==> flow/design.v <==
module instruction_fetch (
  input clk,
  input rstn,
  input suspend_cpu,
  input       pc_take_branch,    
  input [7:0] pc_branch_target,  
  output [7:0] pc_instruction_address
);
reg [7:0] pc;
always @(posedge clk or negedge rstn) begin
  if (rstn == 1'b0) begin
    pc <= 8'd0;
  end else if (pc_take_branch == 1'b1) begin
    pc <= pc_branch_target;
  end else if (suspend_cpu == 1'b0) begin
    pc <= pc + 8'd1;
  end
end
assign pc_instruction_address = pc;
endmodule
module instruction_decode (
  input clk,
  input rstn,
  input suspend_cpu,
  input [20:0] instruction,
  input [15:0] wb_regfile_writeback,  
  input  [3:0] wb_rd_id,              
  input        wb_reg_write,          
  output reg [4:0] opcode,
  output reg alu_src,
  output reg mem_branch,
  output reg mem_write,
  output reg mem_read,
  output reg reg_write,
  output reg mem_to_reg,
  output reg sema_read,
  output reg sema_write,
  output reg  [3:0] rd_id,
  output reg [15:0] rs1,
  output reg [15:0] rs2,
  output reg [15:0] imm
);
localparam ADD = 5'd0;
localparam SUB = 5'd1;
localparam MUL = 5'd2;
localparam DIV = 5'd3;
localparam AND = 5'd4;
localparam OR = 5'd5;
localparam XOR = 5'd6;
localparam NOT = 5'd7;
localparam ADDI = 5'd8;
localparam SUBI = 5'd9;
localparam MULI = 5'd10;
localparam DIVI = 5'd11;
localparam ANDI = 5'd12;
localparam ORI = 5'd13;
localparam XORI = 5'd14;
localparam SHL = 5'd15;
localparam SHR = 5'd16;
localparam SHLI = 5'd17;
localparam SHRI = 5'd18;
localparam BEQ = 5'd19;
localparam BNE = 5'd20;
localparam BGT = 5'd21;
localparam BLT = 5'd22;
localparam CEQ = 5'd23;
localparam CNE = 5'd24;
localparam CGT = 5'd25;
localparam CLT = 5'd26;
localparam LD = 5'd27;
localparam ST = 5'd28;
localparam SEMA_RD = 5'd29;
localparam SEMA_WR = 5'd30;
localparam JALR = 5'd31;
wire [4:0] op_i;
wire [3:0] rs1_id;
wire [3:0] rs2_id;
wire [7:0] i_imm;
wire [7:0] b_imm;
reg [15:0] regfile [1:15];
assign op_i   = instruction[4:0];
assign i_imm  = instruction[20:13];
assign b_imm  = {instruction[20:17], instruction[8:5]};
assign rs1_id = instruction[12:9];
assign rs2_id = instruction[16:13];
wire [15:0] rs1_val = (rs1_id == 4'd0) ? 16'd0 : regfile[rs1_id];
wire [15:0] rs2_val = (rs2_id == 4'd0) ? 16'd0 : regfile[rs2_id];
always @(posedge clk or negedge rstn) begin
  if (rstn == 1'b0) begin
    opcode <= 5'd0;
    alu_src <= 1'b0;
    mem_branch <= 1'b0;
    mem_write <= 1'b0;
    mem_read <= 1'b0;
    reg_write <= 1'b0;
    mem_to_reg <= 1'b0;
    sema_read <= 1'b0;
    sema_write <= 1'b0;
    rd_id <= 4'd0;
    rs1 <= 16'd0;
    rs2 <= 16'd0;
    imm <= 16'd0;
  end else if (suspend_cpu == 1'b0) begin
    opcode <= op_i;
    rd_id <= instruction[8:5];
    rs1 <= rs1_val;
    rs2 <= rs2_val;
    alu_src <= 1'b0;
    mem_branch <= 1'b0;
    mem_write <= 1'b0;
    mem_read <= 1'b0;
    reg_write <= 1'b0;
    mem_to_reg <= 1'b0;
    sema_read <= 1'b0;
    sema_write <= 1'b0;
    imm <= 16'd0;
    case (op_i)
      ADD, SUB, MUL, DIV, AND, OR, XOR, NOT, SHL, SHR: begin
        reg_write <= 1'b1;
      end
      ADDI, SUBI, MULI, DIVI, ANDI, ORI, XORI, SHLI, SHRI: begin
        alu_src <= 1'b1;
        reg_write <= 1'b1;
        imm <= {8'd0, i_imm};
      end
      BEQ, BNE, BGT, BLT: begin
        mem_branch <= 1'b1;
        imm <= {8'd0, b_imm};
      end
      CEQ, CNE, CGT, CLT: begin
        sema_write <= 1'b1;
      end
      LD: begin
        mem_read <= 1'b1;
        reg_write <= 1'b1;
        mem_to_reg <= 1'b1;
        imm <= {8'd0, i_imm};
      end
      ST: begin
        mem_write <= 1'b1;
        imm <= {8'd0, i_imm};
      end
      SEMA_RD: begin
        reg_write <= 1'b1;
        mem_to_reg <= 1'b1;
        sema_read <= 1'b1;
      end
      SEMA_WR: begin
        sema_write <= 1'b1;
      end
      JALR: begin
        mem_branch <= 1'b1;
        reg_write <= 1'b1;
      end
      default: begin
      end
    endcase
  end
end
integer i_reg;
always @(posedge clk or negedge rstn) begin
  if (rstn == 1'b0) begin
    for (i_reg = 1; i_reg < 16; i_reg = i_reg + 1) begin
      regfile[i_reg] <= 16'd0;
    end
  end else if ((wb_reg_write == 1'b1) && (wb_rd_id != 4'd0)) begin
    regfile[wb_rd_id] <= wb_regfile_writeback;
  end
end
endmodule
module instruction_execute (
  input  clk,
  input  rstn,
  input  suspend_cpu,
  output phase_done,
  input [4:0] id_opcode,
  input [7:0] id_pc,       
  input id_alu_src,
  input id_mem_branch,
  input id_mem_write,
  input id_mem_read,
  input id_reg_write,
  input id_mem_to_reg,
  input id_sema_read,
  input id_sema_write,
  input [3:0]  id_rd_id,
  input [15:0] id_rs1,
  input [15:0] id_rs2,
  input [15:0] id_imm,
  output reg [15:0] alu_result,
  output reg  [7:0] branch_target_address,
  output reg        branch_taken,
  output reg  [3:0] ex_rd_id,
  output reg        ex_mem_branch,
  output reg        ex_mem_write,
  output reg        ex_mem_read,
  output reg        ex_reg_write,
  output reg        ex_mem_to_reg,
  output reg        ex_sema_read,
  output reg        ex_sema_write,
  output reg  [7:0] ex_mem_addr,
  output reg [15:0] ex_mem_write_data
);
localparam ADD = 5'd0;
localparam SUB = 5'd1;
localparam MUL = 5'd2;
localparam DIV = 5'd3;
localparam AND = 5'd4;
localparam OR = 5'd5;
localparam XOR = 5'd6;
localparam NOT = 5'd7;
localparam ADDI = 5'd8;
localparam SUBI = 5'd9;
localparam MULI = 5'd10;
localparam DIVI = 5'd11;
localparam ANDI = 5'd12;
localparam ORI = 5'd13;
localparam XORI = 5'd14;
localparam SHL = 5'd15;
localparam SHR = 5'd16;
localparam SHLI = 5'd17;
localparam SHRI = 5'd18;
localparam BEQ = 5'd19;
localparam BNE = 5'd20;
localparam BGT = 5'd21;
localparam BLT = 5'd22;
localparam CEQ = 5'd23;
localparam CNE = 5'd24;
localparam CGT = 5'd25;
localparam CLT = 5'd26;
localparam JALR = 5'd31;
wire [15:0] alu_in1;
wire [15:0] alu_in2;
reg  [15:0] alu_single_cycle_out;
reg         cond;
wire is_multi_cycle = (id_opcode == MUL) || (id_opcode == MULI) ||
                      (id_opcode == DIV) || (id_opcode == DIVI);
wire is_div = (id_opcode == DIV) || (id_opcode == DIVI);
assign alu_in1 = id_rs1;
assign alu_in2 = (id_alu_src == 1'b1) ? id_imm : id_rs2;
always @(*) begin
  case (id_opcode)
    ADD, ADDI: alu_single_cycle_out = alu_in1 + alu_in2;
    SUB, SUBI: alu_single_cycle_out = alu_in1 - alu_in2;
    AND, ANDI: alu_single_cycle_out = alu_in1 & alu_in2;
    OR, ORI:   alu_single_cycle_out = alu_in1 | alu_in2;
    XOR, XORI: alu_single_cycle_out = alu_in1 ^ alu_in2;
    NOT:       alu_single_cycle_out = ~alu_in1;
    SHL, SHLI: alu_single_cycle_out = alu_in1 << alu_in2[3:0];
    SHR, SHRI: alu_single_cycle_out = alu_in1 >> alu_in2[3:0];
    JALR:      alu_single_cycle_out = {8'd0, id_pc};
    default:   alu_single_cycle_out = 16'b0;
  endcase
end
always @(*) begin
  case (id_opcode)
    BEQ, CEQ: cond = (alu_in1 == alu_in2);
    BNE, CNE: cond = (alu_in1 != alu_in2);
    BGT, CGT: cond = (alu_in1 > alu_in2);
    BLT, CLT: cond = (alu_in1 < alu_in2);
    JALR:     cond = 1'b1;
    default:  cond = 1'b0;
  endcase
end
reg [15:0] mul_acc;
reg [16:0] div_temp;
reg [15:0] dividend;
reg [15:0] divisor;
reg [15:0] multiplicand;
reg  [4:0] cycle_count;
wire [16:0] div_shift = {div_temp[15:0], dividend[15]};
wire [16:0] div_diff  = div_shift - {1'b0, divisor};
always @(posedge clk or negedge rstn) begin
  if (rstn == 1'b0) begin
    mul_acc <= 16'd0;
    div_temp <= 17'd0;
    dividend <= 16'd0;
    divisor <= 16'd0;
    multiplicand <= 16'd0;
    cycle_count <= 5'd0;
  end else if ((suspend_cpu == 1'b0) && is_multi_cycle) begin
    if (cycle_count == 5'd0) begin
      mul_acc <= 16'd0;
      div_temp <= 17'd0;
      multiplicand <= alu_in1;
      dividend <= is_div ? alu_in1 : alu_in2;
      divisor <= alu_in2;
      cycle_count <= 5'd1;
    end else if (cycle_count <= 5'd16) begin
      if (is_div) begin
        if (div_diff[16] == 1'b0) begin
          div_temp <= div_diff;
          dividend <= {dividend[14:0], 1'b1};
        end else begin
          div_temp <= div_shift;
          dividend <= {dividend[14:0], 1'b0};
        end
      end else begin
        if (dividend[0]) begin
          mul_acc <= mul_acc + multiplicand;
        end
        multiplicand <= multiplicand << 1;
        dividend <= dividend >> 1;
      end
      cycle_count <= cycle_count + 5'd1;
    end
  end else begin
    cycle_count <= 5'd0;
  end
end
assign phase_done = is_multi_cycle ? (cycle_count == 5'd17) : 1'b1;
always @(posedge clk or negedge rstn) begin
  if (rstn == 1'b0) begin
    alu_result    <= 16'd0;
    branch_target_address <= 8'd0;
    branch_taken  <= 1'b0;
    ex_rd_id      <= 4'b0;
    ex_mem_branch <= 1'b0;
    ex_mem_write  <= 1'b0;
    ex_mem_read   <= 1'b0;
    ex_reg_write  <= 1'b0;
    ex_mem_to_reg <= 1'b0;
    ex_sema_read  <= 1'b0;
    ex_sema_write <= 1'b0;
    ex_mem_addr   <= 8'd0;
    ex_mem_write_data <= 16'd0;
  end else if ((suspend_cpu == 1'b0) && phase_done) begin
    alu_result    <= is_multi_cycle ? (is_div ? dividend : mul_acc) : alu_single_cycle_out;
    branch_target_address <= (id_opcode == JALR) ? alu_in1[7:0] : id_imm[7:0];
    branch_taken  <= cond;
    ex_rd_id      <= id_rd_id;
    ex_mem_branch <= id_mem_branch;
    ex_mem_write  <= id_mem_write;
    ex_mem_read   <= id_mem_read;
    ex_reg_write  <= id_reg_write;
    ex_mem_to_reg <= id_mem_to_reg;
    ex_sema_read  <= id_sema_read;
    ex_sema_write <= id_sema_write;
    ex_mem_addr   <= id_imm[7:0];
    ex_mem_write_data <= (id_opcode == CEQ || id_opcode == CNE ||
                          id_opcode == CGT || id_opcode == CLT) ? {15'd0, cond} : id_rs1;
  end
end
endmodule
module memory_access (
  input clk,
  input rstn,
  input suspend_cpu,
  output phase_done,
  input sema_valid,
  input sema_data_in,
  input sema_is_empty,
  output sema_ready,
  output sema_write,
  output sema_data_out,
  input [15:0] ex_alu_result,
  input  [7:0] ex_branch_target_address,
  input        ex_branch_taken,
  input  [3:0] ex_rd_id,
  input        ex_mem_branch,
  input        ex_mem_write,
  input        ex_mem_read,
  input        ex_reg_write,
  input        ex_mem_to_reg,
  input        ex_sema_read,
  input        ex_sema_write,
  input  [7:0] ex_mem_addr,
  input [15:0] ex_mem_write_data,
  input [15:0] data_memory_read_data,
  output  [7:0] data_memory_address,
  output        data_memory_write_en,
  output [15:0] data_memory_write_data,
  output reg [15:0] mem_alu_result,
  output reg  [3:0] mem_rd_id,
  output reg        mem_reg_write,
  output            mem_take_branch,
  output      [7:0] mem_branch_target_address
);
assign data_memory_address = ex_mem_addr;
assign data_memory_write_en = ex_mem_write & ~suspend_cpu;
assign data_memory_write_data = ex_mem_write_data;
assign mem_take_branch = ex_branch_taken & ex_mem_branch & ~suspend_cpu;
assign mem_branch_target_address = ex_branch_target_address;
assign sema_write    = ex_sema_write & ~suspend_cpu;
assign sema_data_out = ex_mem_write_data[0];
assign sema_ready    = ex_sema_read & ~suspend_cpu;
assign phase_done = ex_sema_write ? sema_is_empty :
                    ex_sema_read  ? sema_valid    : 1'b1;
always @(posedge clk or negedge rstn) begin
  if (rstn == 1'b0) begin
    mem_alu_result <= 16'd0;
    mem_rd_id      <= 4'd0;
    mem_reg_write  <= 1'b0;
  end else if ((suspend_cpu == 1'b0) && phase_done) begin
    if (ex_mem_to_reg == 1'b1) begin
      mem_alu_result <= ex_sema_read ? {15'd0, sema_data_in} : data_memory_read_data;
    end else begin
      mem_alu_result <= ex_alu_result;
    end
    mem_rd_id      <= ex_rd_id;
    mem_reg_write  <= ex_reg_write;
  end
end
endmodule
module register_writeback (
  input suspend_cpu,
  input [15:0] mem_alu_result,
  input  [3:0] mem_rd_id,
  input        mem_reg_write,
  output [15:0] wb_regfile_writeback,
  output  [3:0] wb_rd_id,
  output        wb_reg_write
);
assign wb_reg_write = mem_reg_write & ~suspend_cpu;
assign wb_rd_id = mem_rd_id;
assign wb_regfile_writeback = mem_alu_result;
endmodule
module byte_unit_top (
  input clk,
  input rstn,
  output  [7:0] imem_addr,
  input  [20:0] imem_data,
  output  [7:0] dmem_addr,
  output        dmem_we,
  output [15:0] dmem_wdata,
  input  [15:0] dmem_rdata,
  input  sema_valid_i,  
  input  sema_data_i,   
  output sema_ready_o,  
  input  sema_is_empty_i,  
  output sema_write_o,     
  output sema_data_o,      
  output halted
);
wire [7:0]  if_instruction_address_o;
reg  [20:0] if_instruction;
wire [4:0]  id_opcode_o;
wire        id_alu_src_o;
wire        id_mem_branch_o;
wire        id_mem_write_o;
wire        id_mem_read_o;
wire        id_reg_write_o;
wire        id_mem_to_reg_o;
wire        id_sema_read_o;
wire        id_sema_write_o;
wire [3:0]  id_rd_id_o;
wire [15:0] id_rs1_o;
wire [15:0] id_rs2_o;
wire [15:0] id_imm_o;
wire        ex_phase_done_o;
wire [15:0] ex_alu_result_o;
wire  [7:0] ex_branch_target_address_o;
wire        ex_branch_taken_o;
wire  [3:0] ex_rd_id_o;
wire        ex_mem_branch_o;
wire        ex_mem_write_o;
wire        ex_mem_read_o;
wire        ex_reg_write_o;
wire        ex_mem_to_reg_o;
wire        ex_sema_read_o;
wire        ex_sema_write_o;
wire  [7:0] ex_mem_addr_o;
wire [15:0] ex_mem_write_data_o;
wire        mem_phase_done_o;
wire [15:0] mem_alu_result_o;
wire [3:0]  mem_rd_id_o;
wire        mem_reg_write_o;
wire        mem_take_branch_o;
wire  [7:0] mem_branch_target_address_o;
wire [15:0] wb_regfile_writeback_o;
wire  [3:0] wb_rd_id_o;
wire        wb_reg_write_o;
localparam [2:0] IF = 3'd0, ID = 3'd1, EX = 3'd2, MEM = 3'd3, WB = 3'd4, HALT = 3'd5;
reg [2:0] cpu_phase;
wire if_suspend_cpu_i  = (cpu_phase != IF);
wire id_suspend_cpu_i  = (cpu_phase != ID);
wire ex_suspend_cpu_i  = (cpu_phase != EX);
wire mem_suspend_cpu_i = (cpu_phase != MEM);
wire wb_suspend_cpu_i  = (cpu_phase != WB);
always @(posedge clk or negedge rstn) begin
  if (rstn == 1'b0) begin
    cpu_phase <= IF;
  end else begin
    case (cpu_phase)
      IF:  cpu_phase <= (&imem_data) ? HALT : ID;
      ID:  cpu_phase <= EX;
      EX:  if (ex_phase_done_o) cpu_phase <= MEM;
      MEM: if (mem_phase_done_o) cpu_phase <= WB;
      WB:  cpu_phase <= IF;
      default: cpu_phase <= HALT;
    endcase
  end
end
always @(posedge clk or negedge rstn) begin
  if (rstn == 1'b0) begin
    if_instruction <= {{16{1'b0}}, 5'b01111};  
  end else if (if_suspend_cpu_i == 1'b0) begin
    if_instruction <= imem_data;
  end
end
assign imem_addr = if_instruction_address_o;
assign halted = (cpu_phase == HALT);
instruction_fetch instruction_fetch_inst (
  .clk (clk),
  .rstn (rstn),
  .suspend_cpu (if_suspend_cpu_i),
  .pc_take_branch (mem_take_branch_o),
  .pc_branch_target (mem_branch_target_address_o),
  .pc_instruction_address (if_instruction_address_o)
);
instruction_decode instruction_decode_inst (
  .clk (clk),
  .rstn (rstn),
  .suspend_cpu (id_suspend_cpu_i),
  .instruction (if_instruction),
  .wb_regfile_writeback (wb_regfile_writeback_o),
  .wb_reg_write (wb_reg_write_o),
  .wb_rd_id (wb_rd_id_o),
  .opcode (id_opcode_o),
  .alu_src (id_alu_src_o),
  .mem_branch (id_mem_branch_o),
  .mem_write (id_mem_write_o),
  .mem_read (id_mem_read_o),
  .reg_write (id_reg_write_o),
  .mem_to_reg (id_mem_to_reg_o),
  .sema_read (id_sema_read_o),
  .sema_write (id_sema_write_o),
  .rd_id (id_rd_id_o),
  .rs1 (id_rs1_o),
  .rs2 (id_rs2_o),
  .imm (id_imm_o)
);
instruction_execute instruction_execute_inst (
  .clk (clk),
  .rstn (rstn),
  .suspend_cpu (ex_suspend_cpu_i),
  .phase_done (ex_phase_done_o),
  .id_opcode (id_opcode_o),
  .id_pc (if_instruction_address_o),
  .id_alu_src (id_alu_src_o),
  .id_mem_branch (id_mem_branch_o),
  .id_mem_write (id_mem_write_o),
  .id_mem_read (id_mem_read_o),
  .id_reg_write (id_reg_write_o),
  .id_mem_to_reg (id_mem_to_reg_o),
  .id_sema_read (id_sema_read_o),
  .id_sema_write (id_sema_write_o),
  .id_rd_id (id_rd_id_o),
  .id_rs1 (id_rs1_o),
  .id_rs2 (id_rs2_o),
  .id_imm (id_imm_o),
  .alu_result (ex_alu_result_o),
  .branch_target_address (ex_branch_target_address_o),
  .branch_taken (ex_branch_taken_o),
  .ex_rd_id (ex_rd_id_o),
  .ex_mem_branch (ex_mem_branch_o),
  .ex_mem_write (ex_mem_write_o),
  .ex_mem_read (ex_mem_read_o),
  .ex_reg_write (ex_reg_write_o),
  .ex_mem_to_reg (ex_mem_to_reg_o),
  .ex_sema_read (ex_sema_read_o),
  .ex_sema_write (ex_sema_write_o),
  .ex_mem_addr (ex_mem_addr_o),
  .ex_mem_write_data (ex_mem_write_data_o)
);
memory_access memory_access_inst (
  .clk (clk),
  .rstn (rstn),
  .suspend_cpu (mem_suspend_cpu_i),
  .phase_done (mem_phase_done_o),
  .sema_valid (sema_valid_i),
  .sema_data_in (sema_data_i),
  .sema_is_empty (sema_is_empty_i),
  .sema_ready (sema_ready_o),
  .sema_write (sema_write_o),
  .sema_data_out (sema_data_o),
  .ex_alu_result (ex_alu_result_o),
  .ex_branch_target_address (ex_branch_target_address_o),
  .ex_branch_taken (ex_branch_taken_o),
  .ex_rd_id (ex_rd_id_o),
  .ex_mem_branch (ex_mem_branch_o),
  .ex_mem_write (ex_mem_write_o),
  .ex_mem_read (ex_mem_read_o),
  .ex_reg_write (ex_reg_write_o),
  .ex_mem_to_reg (ex_mem_to_reg_o),
  .ex_sema_read (ex_sema_read_o),
  .ex_sema_write (ex_sema_write_o),
  .ex_mem_addr (ex_mem_addr_o),
  .ex_mem_write_data (ex_mem_write_data_o),
  .data_memory_read_data (dmem_rdata),
  .data_memory_address (dmem_addr),
  .data_memory_write_en (dmem_we),
  .data_memory_write_data (dmem_wdata),
  .mem_alu_result (mem_alu_result_o),
  .mem_rd_id (mem_rd_id_o),
  .mem_reg_write (mem_reg_write_o),
  .mem_take_branch (mem_take_branch_o),
  .mem_branch_target_address (mem_branch_target_address_o)
);
register_writeback register_writeback_inst (
  .suspend_cpu (wb_suspend_cpu_i),
  .mem_alu_result (mem_alu_result_o),
  .mem_rd_id (mem_rd_id_o),
  .mem_reg_write (mem_reg_write_o),
  .wb_regfile_writeback (wb_regfile_writeback_o),
  .wb_rd_id (wb_rd_id_o),
  .wb_reg_write (wb_reg_write_o)
);
endmodule
# Reports on byte_unit_top
# Module byte_unit_top before and after one edit of its RTL, step after step.
# "before" refers to lines of the RTL above, "after" to lines of the edited file.
# "change" is "after" less "before", of the values as shown; "rel_change_pct" is that difference over "before", in percent.
design:
  top: "byte_unit_top"
  clock_port: "clk"
  cell_library: "sky130hd"
  pvt_corner: "tt_025C_1v80"

# The edit
# The edit as a unified diff against the file above.
# This change comes from a script, not from a designer. The edited design behaves differently; no optimisation was intended.
# begin of diff
@@ -338,6 +338,5 @@
     ex_sema_write <= id_sema_write;
     ex_mem_addr   <= id_imm[7:0];
-    ex_mem_write_data <= (id_opcode == CEQ || id_opcode == CNE ||
-                          id_opcode == CGT || id_opcode == CLT) ? {15'd0, cond} : id_rs1;
+    ex_mem_write_data <= id_rs1;
   end
 end
# end of diff

# After elaboration
# Yosys after proc, flatten, opt, wreduce and memory -nomap, before mapping. Print and check cells are not counted. Equal cells are merged and count once.
bits:
  columns: ["item", "before", "after", "change", "rel_change_pct"]
  rows:
  - ["regBits", 501, 501, 0, 0.00]
  - ["inputBits", 42, 42, 0, 0.00]
  - ["output_inout_bits", 37, 37, 0, 0.00]
  - ["elab_cells", 306, 302, -4, -1.31]
op_classes:
  columns: ["item", "before", "after", "change", "rel_change_pct"]
  rows:
  - ["addsub", 6, 6, 0, 0.00]
  - ["n_cmp", 3, 3, 0, 0.00]
  - ["equal", 120, 120, 0, 0.00]
  - ["n_shift", 2, 2, 0, 0.00]
  - ["n_mux", 49, 48, -1, -2.04]
  - ["n_logic", 13, 13, 0, 0.00]
  - ["n_reduce_logical", 62, 59, -3, -4.84]
ops:
  columns: ["operator", "before", "after", "change", "rel_change_pct"]
  rows:
  - ["1-bit logical OR", 7, 4, -3, -42.86]
  - ["16-bit 2-to-1 mux", 23, 22, -1, -4.35]
# Operator kinds equal on both sides are left out: 61.

# Longest topological paths
# Depth = most cells in a row (Yosys ltp): at word level without a register or memory, in the mapped netlist without a sequential cell, where the memories' decode and read muxes count.
logic_depth:
  columns: ["item", "before", "after", "change", "rel_change_pct"]
  rows:
  - ["depth_word", 7, 7, 0, 0.00]
  - ["ABC_AREA", "0", "0", null, null]
  - ["depth_mapped", 13, 16, 3, 23.08]
  - ["ltp_nobuf", 11, 13, 2, 18.18]

# Netlist
# Yosys stat after the flow's synthesis: flattened, memories mapped to cells. It holds for the ABC_AREA given above (unset counts as 0); a run with the other value may have another netlist.
by_type:
  columns: ["cell_type", "before", "after", "change", "rel_change_pct"]
  rows:
  - ["sky130_fd_sc_hd__nand2_1", 359, 418, 59, 16.43]
  - ["sky130_fd_sc_hd__o21ai_0", 105, 149, 44, 41.90]
  - ["sky130_fd_sc_hd__a22o_1", 54, 25, -29, -53.70]
  - ["sky130_fd_sc_hd__mux2i_1", 73, 50, -23, -31.51]
  - ["sky130_fd_sc_hd__nand4_1", 44, 21, -23, -52.27]
  - ["sky130_fd_sc_hd__a22oi_1", 112, 134, 22, 19.64]
  - ["sky130_fd_sc_hd__buf_2", 27, 9, -18, -66.67]
  - ["sky130_fd_sc_hd__mux2_2", 266, 250, -16, -6.02]
  - ["sky130_fd_sc_hd__clkbuf_1", 150, 164, 14, 9.33]
  - ["sky130_fd_sc_hd__a21oi_1", 122, 136, 14, 11.48]
  - ["sky130_fd_sc_hd__a21o_1", 19, 11, -8, -42.11]
  - ["sky130_fd_sc_hd__o211ai_2", 8, 0, -8, -100.00]
  - ["sky130_fd_sc_hd__a221o_1", 3, 11, 8, 266.67]
  - ["sky130_fd_sc_hd__nand2b_1", 34, 27, -7, -20.59]
  - ["sky130_fd_sc_hd__a221oi_1", 33, 26, -7, -21.21]
  - ["sky130_fd_sc_hd__and3_1", 19, 12, -7, -36.84]
  - ["sky130_fd_sc_hd__a211oi_1", 20, 14, -6, -30.00]
  - ["sky130_fd_sc_hd__o31ai_1", 9, 15, 6, 66.67]
# Cell types equal on both sides are left out: 13.
# Not every row of either side is listed.
mapped:
  columns: ["item", "before", "after", "change", "rel_change_pct"]
  rows:
  - ["mapped_cells", 2858, 2827, -31, -1.08]
  - ["yosys_area_um2", 28511.1, 27701.6, -809.5, -2.84]
  - ["sequential_area_um2", 12341.8, 12341.8, 0.0, 0.00]
  - ["flip_flops", 493, 493, 0, 0.00]
  - ["n_buf", 204, 188, -16, -7.84]
# By module: a second synthesis without flattening, with its own total; a netlist apart from the flattened one above.
hier_totals:
  columns: ["item", "before", "after", "change", "rel_change_pct"]
  rows:
  - ["cells_unflattened", 3208, 3052, -156, -4.86]
  - ["area_unflattened_um2", 30912.1, 30645.6, -266.5, -0.86]
# Each row is one instance without its submodules.
modules_before:
  columns: ["module", "n_inst", "cells", "mod_area_um2", "mod_seq_area_um2"]
  rows:
  - ["instruction_decode", 1, 1400, 15899.0, 7432.1]
  - ["instruction_execute", 1, 1528, 11982.7, 3628.5]
  - ["memory_access", 1, 138, 1372.6, 525.5]
  - ["byte_unit_top", 1, 74, 1059.8, 605.6]
  - ["instruction_fetch", 1, 47, 434.2, 200.2]
  - ["register_writeback", 1, 21, 163.9, 0.0]
modules_after:
  columns: ["module", "n_inst", "cells", "mod_area_um2", "mod_seq_area_um2"]
  rows:
  - ["instruction_decode", 1, 1400, 15899.0, 7432.1]
  - ["instruction_execute", 1, 1372, 11716.2, 3628.5]
  - ["memory_access", 1, 138, 1372.6, 525.5]
  - ["byte_unit_top", 1, 74, 1059.8, 605.6]
  - ["instruction_fetch", 1, 47, 434.2, 200.2]
  - ["register_writeback", 1, 21, 163.9, 0.0]

# Path before layout
# Path of least setup slack by OpenSTA after synthesis, without wires, with an ideal clock, recovery checks aside; 20% of the period is set as input and as output delay. Where synthesis merged equal registers, the netlist keeps one of their names.
synth_path:
  columns: ["item", "before", "after", "change", "rel_change_pct"]
  rows:
  - ["path_type", "reg-to-reg", "reg-to-reg", null, null]
  - ["start", "register instruction_decode_inst.alu_src", "register instruction_decode_inst.alu_src", null, null]
  - ["end", "register instruction_execute_inst.alu_result[10]", "register instruction_execute_inst.alu_result[12]", null, null]
  - ["tclk_ns", 5.0, 5.0, 0.0, 0.00]
  - ["setup_ns", 0.139, 0.074, -0.065, null]
  - ["t_first_pin_ns", 0.000, 0.000, 0.000, null]
  - ["arrival_time_ns", 3.268, 3.565, 0.297, 9.09]
  - ["t_required_ns", 4.861, 4.926, 0.065, 1.34]
  - ["path_slack_ns", 1.594, 1.361, -0.233, null]
  - ["delay_ns", 3.407, 3.639, 0.232, 6.81]
  - ["stages", 13, 16, 3, 23.08]
  - ["path_buffers", 3, 3, 0, 0.00]
  - ["synth_period_reached_ns", 3.406, 3.639, 0.233, 6.84]
# "delay_ns" is the arrival time less input delay plus setup time.
# "stages": output pins that drive a net of the path, with the launching flip-flop's if there is one; two outputs of one cell count as two.
# "synth_period_reached_ns" = period - worst setup slack (recovery checks aside). The figure is calculated, with input and output delays left at 20% of the set period.
# Between the ends stands the longest chain of elaborated cells between them, by number of cells; it is not shown to be the way that was timed. Of several equally long chains one is given.
# Each line given opens the expression or statement behind the cell; cells for indexed reads and writes are added by Yosys, which also makes memories of some case tables.
# A register here has more assigning lines than the two given.
synth_between_before:
  cell_sequence: "sky130_fd_sc_hd__dfrtp_1 -> sky130_fd_sc_hd__buf_6 -> sky130_fd_sc_hd__clkbuf_1 -> sky130_fd_sc_hd__mux2i_1 -> sky130_fd_sc_hd__ha_1 -> sky130_fd_sc_hd__buf_2 -> sky130_fd_sc_hd__or3b_1 -> sky130_fd_sc_hd__and3_1 -> sky130_fd_sc_hd__a2111o_1 -> sky130_fd_sc_hd__nand2_1 -> sky130_fd_sc_hd__mux2_2 -> sky130_fd_sc_hd__a2111oi_0 -> sky130_fd_sc_hd__a21oi_1"
  elab_chain_len: 4
  cone_cells: 10
  lines_between: 10
  cone_classes: "add/sub: 2; shift: 2; mux: 3; logic: 3"
synth_lines_before:
  columns: ["item", "line", "rtl"]
  rows:
  - ["start, declared", 30, "output reg alu_src,"]
  - ["start, assigned", 91, "alu_src <= 1'b0;"]
  - ["start, assigned", 108, "alu_src <= 1'b0;"]
  - ["16-bit 2-to-1 mux", 240, "assign alu_in2 = (id_alu_src == 1'b1) ? id_imm : id_rs2;"]
  - ["16-bit subtractor", 244, "SUB, SUBI: alu_single_cycle_out = alu_in1 - alu_in2;"]
  - ["16-bit parallel mux with 9-bit select", 242, "case (id_opcode)"]
  - ["16-bit 2-to-1 mux", 328, "alu_result    <= is_multi_cycle ? (is_div ? dividend : mul_acc) : alu_single_cycle_out;"]
  - ["end, assigned", 314, "alu_result    <= 16'd0;"]
  - ["end, assigned", 328, null]
  - ["end, declared", 190, "output reg [15:0] alu_result,"]
synth_between_after:
  cell_sequence: "sky130_fd_sc_hd__dfrtp_1 -> sky130_fd_sc_hd__buf_2 -> sky130_fd_sc_hd__mux2i_4 -> sky130_fd_sc_hd__clkinv_1 -> sky130_fd_sc_hd__clkbuf_1 -> sky130_fd_sc_hd__buf_2 -> sky130_fd_sc_hd__ha_1 -> sky130_fd_sc_hd__fa_1 -> sky130_fd_sc_hd__nor2b_1 -> sky130_fd_sc_hd__o21ai_0 -> sky130_fd_sc_hd__a21oi_1 -> sky130_fd_sc_hd__o2111ai_1 -> sky130_fd_sc_hd__a211oi_1 -> sky130_fd_sc_hd__o31ai_1 -> sky130_fd_sc_hd__mux2_2 -> sky130_fd_sc_hd__nor2_1"
  elab_chain_len: 4
  cone_cells: 10
  lines_between: 10
  cone_classes: "add/sub: 2; shift: 2; mux: 3; logic: 3"
synth_lines_after:
  columns: ["item", "line", "rtl"]
  rows:
  - ["start, declared", 30, "output reg alu_src,"]
  - ["start, assigned", 91, "alu_src <= 1'b0;"]
  - ["start, assigned", 108, "alu_src <= 1'b0;"]
  - ["16-bit 2-to-1 mux", 240, "assign alu_in2 = (id_alu_src == 1'b1) ? id_imm : id_rs2;"]
  - ["16-bit subtractor", 244, "SUB, SUBI: alu_single_cycle_out = alu_in1 - alu_in2;"]
  - ["16-bit parallel mux with 9-bit select", 242, "case (id_opcode)"]
  - ["16-bit 2-to-1 mux", 328, "alu_result    <= is_multi_cycle ? (is_div ? dividend : mul_acc) : alu_single_cycle_out;"]
  - ["end, assigned", 314, "alu_result    <= 16'd0;"]
  - ["end, assigned", 328, null]
  - ["end, declared", 190, "output reg [15:0] alu_result,"]
# Nets of the timed path that keep an RTL name, with a line that drives or declares them; the list need not be complete.
synth_named_nets_after:
  columns: ["net", "line"]
  rows:
  - ["instruction_execute_inst.alu_in2[0]", 240]

# Path in the finished layout
# Path of least setup slack in the final report of each run of pair A (OpenROAD, finished layout, wires in). Where an end is a register, its clock arrival counts in the times.
layout_path:
  columns: ["item", "before", "after", "change", "rel_change_pct"]
  rows:
  - ["path_type", "reg-to-reg", "reg-to-reg", null, null]
  - ["start", "register instruction_decode_inst.alu_src", "register instruction_decode_inst.alu_src", null, null]
  - ["end", "register instruction_execute_inst.alu_result[12]", "register instruction_execute_inst.alu_result[15]", null, null]
  - ["tclk_ns", 5.0, 5.0, 0.0, 0.00]
  - ["setup_ns", 0.13, 0.12, -0.01, null]
  - ["t_first_pin_ns", 0.64, 0.63, -0.01, -1.56]
  - ["arrival_time_ns", 4.28, 4.59, 0.31, 7.24]
  - ["t_required_ns", 5.49, 5.48, -0.01, -0.18]
  - ["path_slack_ns", 1.21, 0.89, -0.32, null]
  - ["stages", 11, 12, 1, 9.09]
  - ["path_buffers", 1, 1, 0, 0.00]
# Between the ends stands the longest chain of elaborated cells between them, by number of cells; it is not shown to be the way that was timed. Of several equally long chains one is given.
# A register here has more assigning lines than the two given.
layout_between_before:
  cell_sequence: "sky130_fd_sc_hd__dfrtp_1 -> sky130_fd_sc_hd__buf_4 -> sky130_fd_sc_hd__mux2i_1 -> sky130_fd_sc_hd__ha_1 -> sky130_fd_sc_hd__or3b_1 -> sky130_fd_sc_hd__a31oi_2 -> sky130_fd_sc_hd__o311ai_0 -> sky130_fd_sc_hd__a31oi_1 -> sky130_fd_sc_hd__o31a_1 -> sky130_fd_sc_hd__o21ai_0 -> sky130_fd_sc_hd__a21oi_1"
  elab_chain_len: 4
  cone_cells: 10
  lines_between: 10
  cone_classes: "add/sub: 2; shift: 2; mux: 3; logic: 3"
layout_lines_before:
  columns: ["item", "line", "rtl"]
  rows:
  - ["start, declared", 30, "output reg alu_src,"]
  - ["start, assigned", 91, "alu_src <= 1'b0;"]
  - ["start, assigned", 108, "alu_src <= 1'b0;"]
  - ["16-bit 2-to-1 mux", 240, "assign alu_in2 = (id_alu_src == 1'b1) ? id_imm : id_rs2;"]
  - ["16-bit subtractor", 244, "SUB, SUBI: alu_single_cycle_out = alu_in1 - alu_in2;"]
  - ["16-bit parallel mux with 9-bit select", 242, "case (id_opcode)"]
  - ["16-bit 2-to-1 mux", 328, "alu_result    <= is_multi_cycle ? (is_div ? dividend : mul_acc) : alu_single_cycle_out;"]
  - ["end, assigned", 314, "alu_result    <= 16'd0;"]
  - ["end, assigned", 328, null]
  - ["end, declared", 190, "output reg [15:0] alu_result,"]
layout_between_after:
  cell_sequence: "sky130_fd_sc_hd__dfrtp_1 -> sky130_fd_sc_hd__mux2i_2 -> sky130_fd_sc_hd__buf_4 -> sky130_fd_sc_hd__ha_1 -> sky130_fd_sc_hd__nor3_1 -> sky130_fd_sc_hd__o221a_2 -> sky130_fd_sc_hd__o31ai_1 -> sky130_fd_sc_hd__a31oi_1 -> sky130_fd_sc_hd__a221o_1 -> sky130_fd_sc_hd__xnor2_1 -> sky130_fd_sc_hd__nor2_1 -> sky130_fd_sc_hd__o32a_1"
  elab_chain_len: 4
  cone_cells: 10
  lines_between: 10
  cone_classes: "add/sub: 2; shift: 2; mux: 3; logic: 3"
layout_lines_after:
  columns: ["item", "line", "rtl"]
  rows:
  - ["start, declared", 30, "output reg alu_src,"]
  - ["start, assigned", 91, "alu_src <= 1'b0;"]
  - ["start, assigned", 108, "alu_src <= 1'b0;"]
  - ["16-bit 2-to-1 mux", 240, "assign alu_in2 = (id_alu_src == 1'b1) ? id_imm : id_rs2;"]
  - ["16-bit subtractor", 244, "SUB, SUBI: alu_single_cycle_out = alu_in1 - alu_in2;"]
  - ["16-bit parallel mux with 9-bit select", 242, "case (id_opcode)"]
  - ["16-bit 2-to-1 mux", 328, "alu_result    <= is_multi_cycle ? (is_div ? dividend : mul_acc) : alu_single_cycle_out;"]
  - ["end, assigned", 314, "alu_result    <= 16'd0;"]
  - ["end, assigned", 328, null]
  - ["end, declared", 190, "output reg [15:0] alu_result,"]

# Flow runs
# Both versions went through the flow (Yosys, OpenROAD) with the same settings in each pair. Constraints: input delay and output delay 20% of the set period each, output load 0.01 pF.
flow_settings_pair_A:
  CORE_UTILIZATION: 40
  period_ns: 5.0
  CAP_MARGIN: 20
  CORE_MARGIN: 2
  SLEW_MARGIN: 20
results_pair_A:
  columns: ["item", "before", "after", "change", "rel_change_pct"]
  rows:
  - ["synth_chip_area_um2", 28511.1, 27701.6, -809.5, -2.84]
  - ["total_die_area_um2", 73430.2, 71374.5, -2055.7, -2.80]
  - ["post_route_stdcell_area_um2", 32382.3, 31871.8, -510.5, -1.58]
  - ["post_route_util_pct", 46.1, 46.5, 0.4, null]
  - ["worst_setup_slack_ns", 1.211, 0.889, -0.322, null]
  - ["setup_tns_ns", 0.000, 0.000, 0.000, null]
  - ["achieved_clock_period_ns", 3.789, 4.111, 0.322, 8.50]
flow_settings_pair_B:
  ABC_AREA: 1
  CAP_MARGIN: 15
  CELL_PAD_IN_SITES_DETAIL_PLACEMENT: 1
  CORE_MARGIN: 10
  CORE_UTILIZATION: 32
  MAX_ROUTING_LAYER: "met5"
  PLACE_DENSITY_LB_ADDON: 0.27
  SETUP_SLACK_MARGIN: 0.05
  SLEW_MARGIN: 10
  period_ns: 3.79
results_pair_B:
  columns: ["item", "before", "after", "change", "rel_change_pct"]
  rows:
  - ["synth_chip_area_um2", 29166.7, 29224.3, 57.6, 0.20]
  - ["total_die_area_um2", 103623.0, 103813.0, 190.0, 0.18]
  - ["post_route_stdcell_area_um2", 33721.1, 33542.2, -178.9, -0.53]
  - ["post_route_util_pct", 37.3, 37.2, -0.1, null]
  - ["worst_setup_slack_ns", 0.383, 0.424, 0.041, null]
  - ["setup_tns_ns", 0.000, 0.000, 0.000, null]
  - ["achieved_clock_period_ns", 3.407, 3.366, -0.041, -1.20]
# "achieved_clock_period_ns" is the run's clock period less its worst setup slack. It is reckoned from that one timing run; input and output delays stay at 20% of the period that was set.
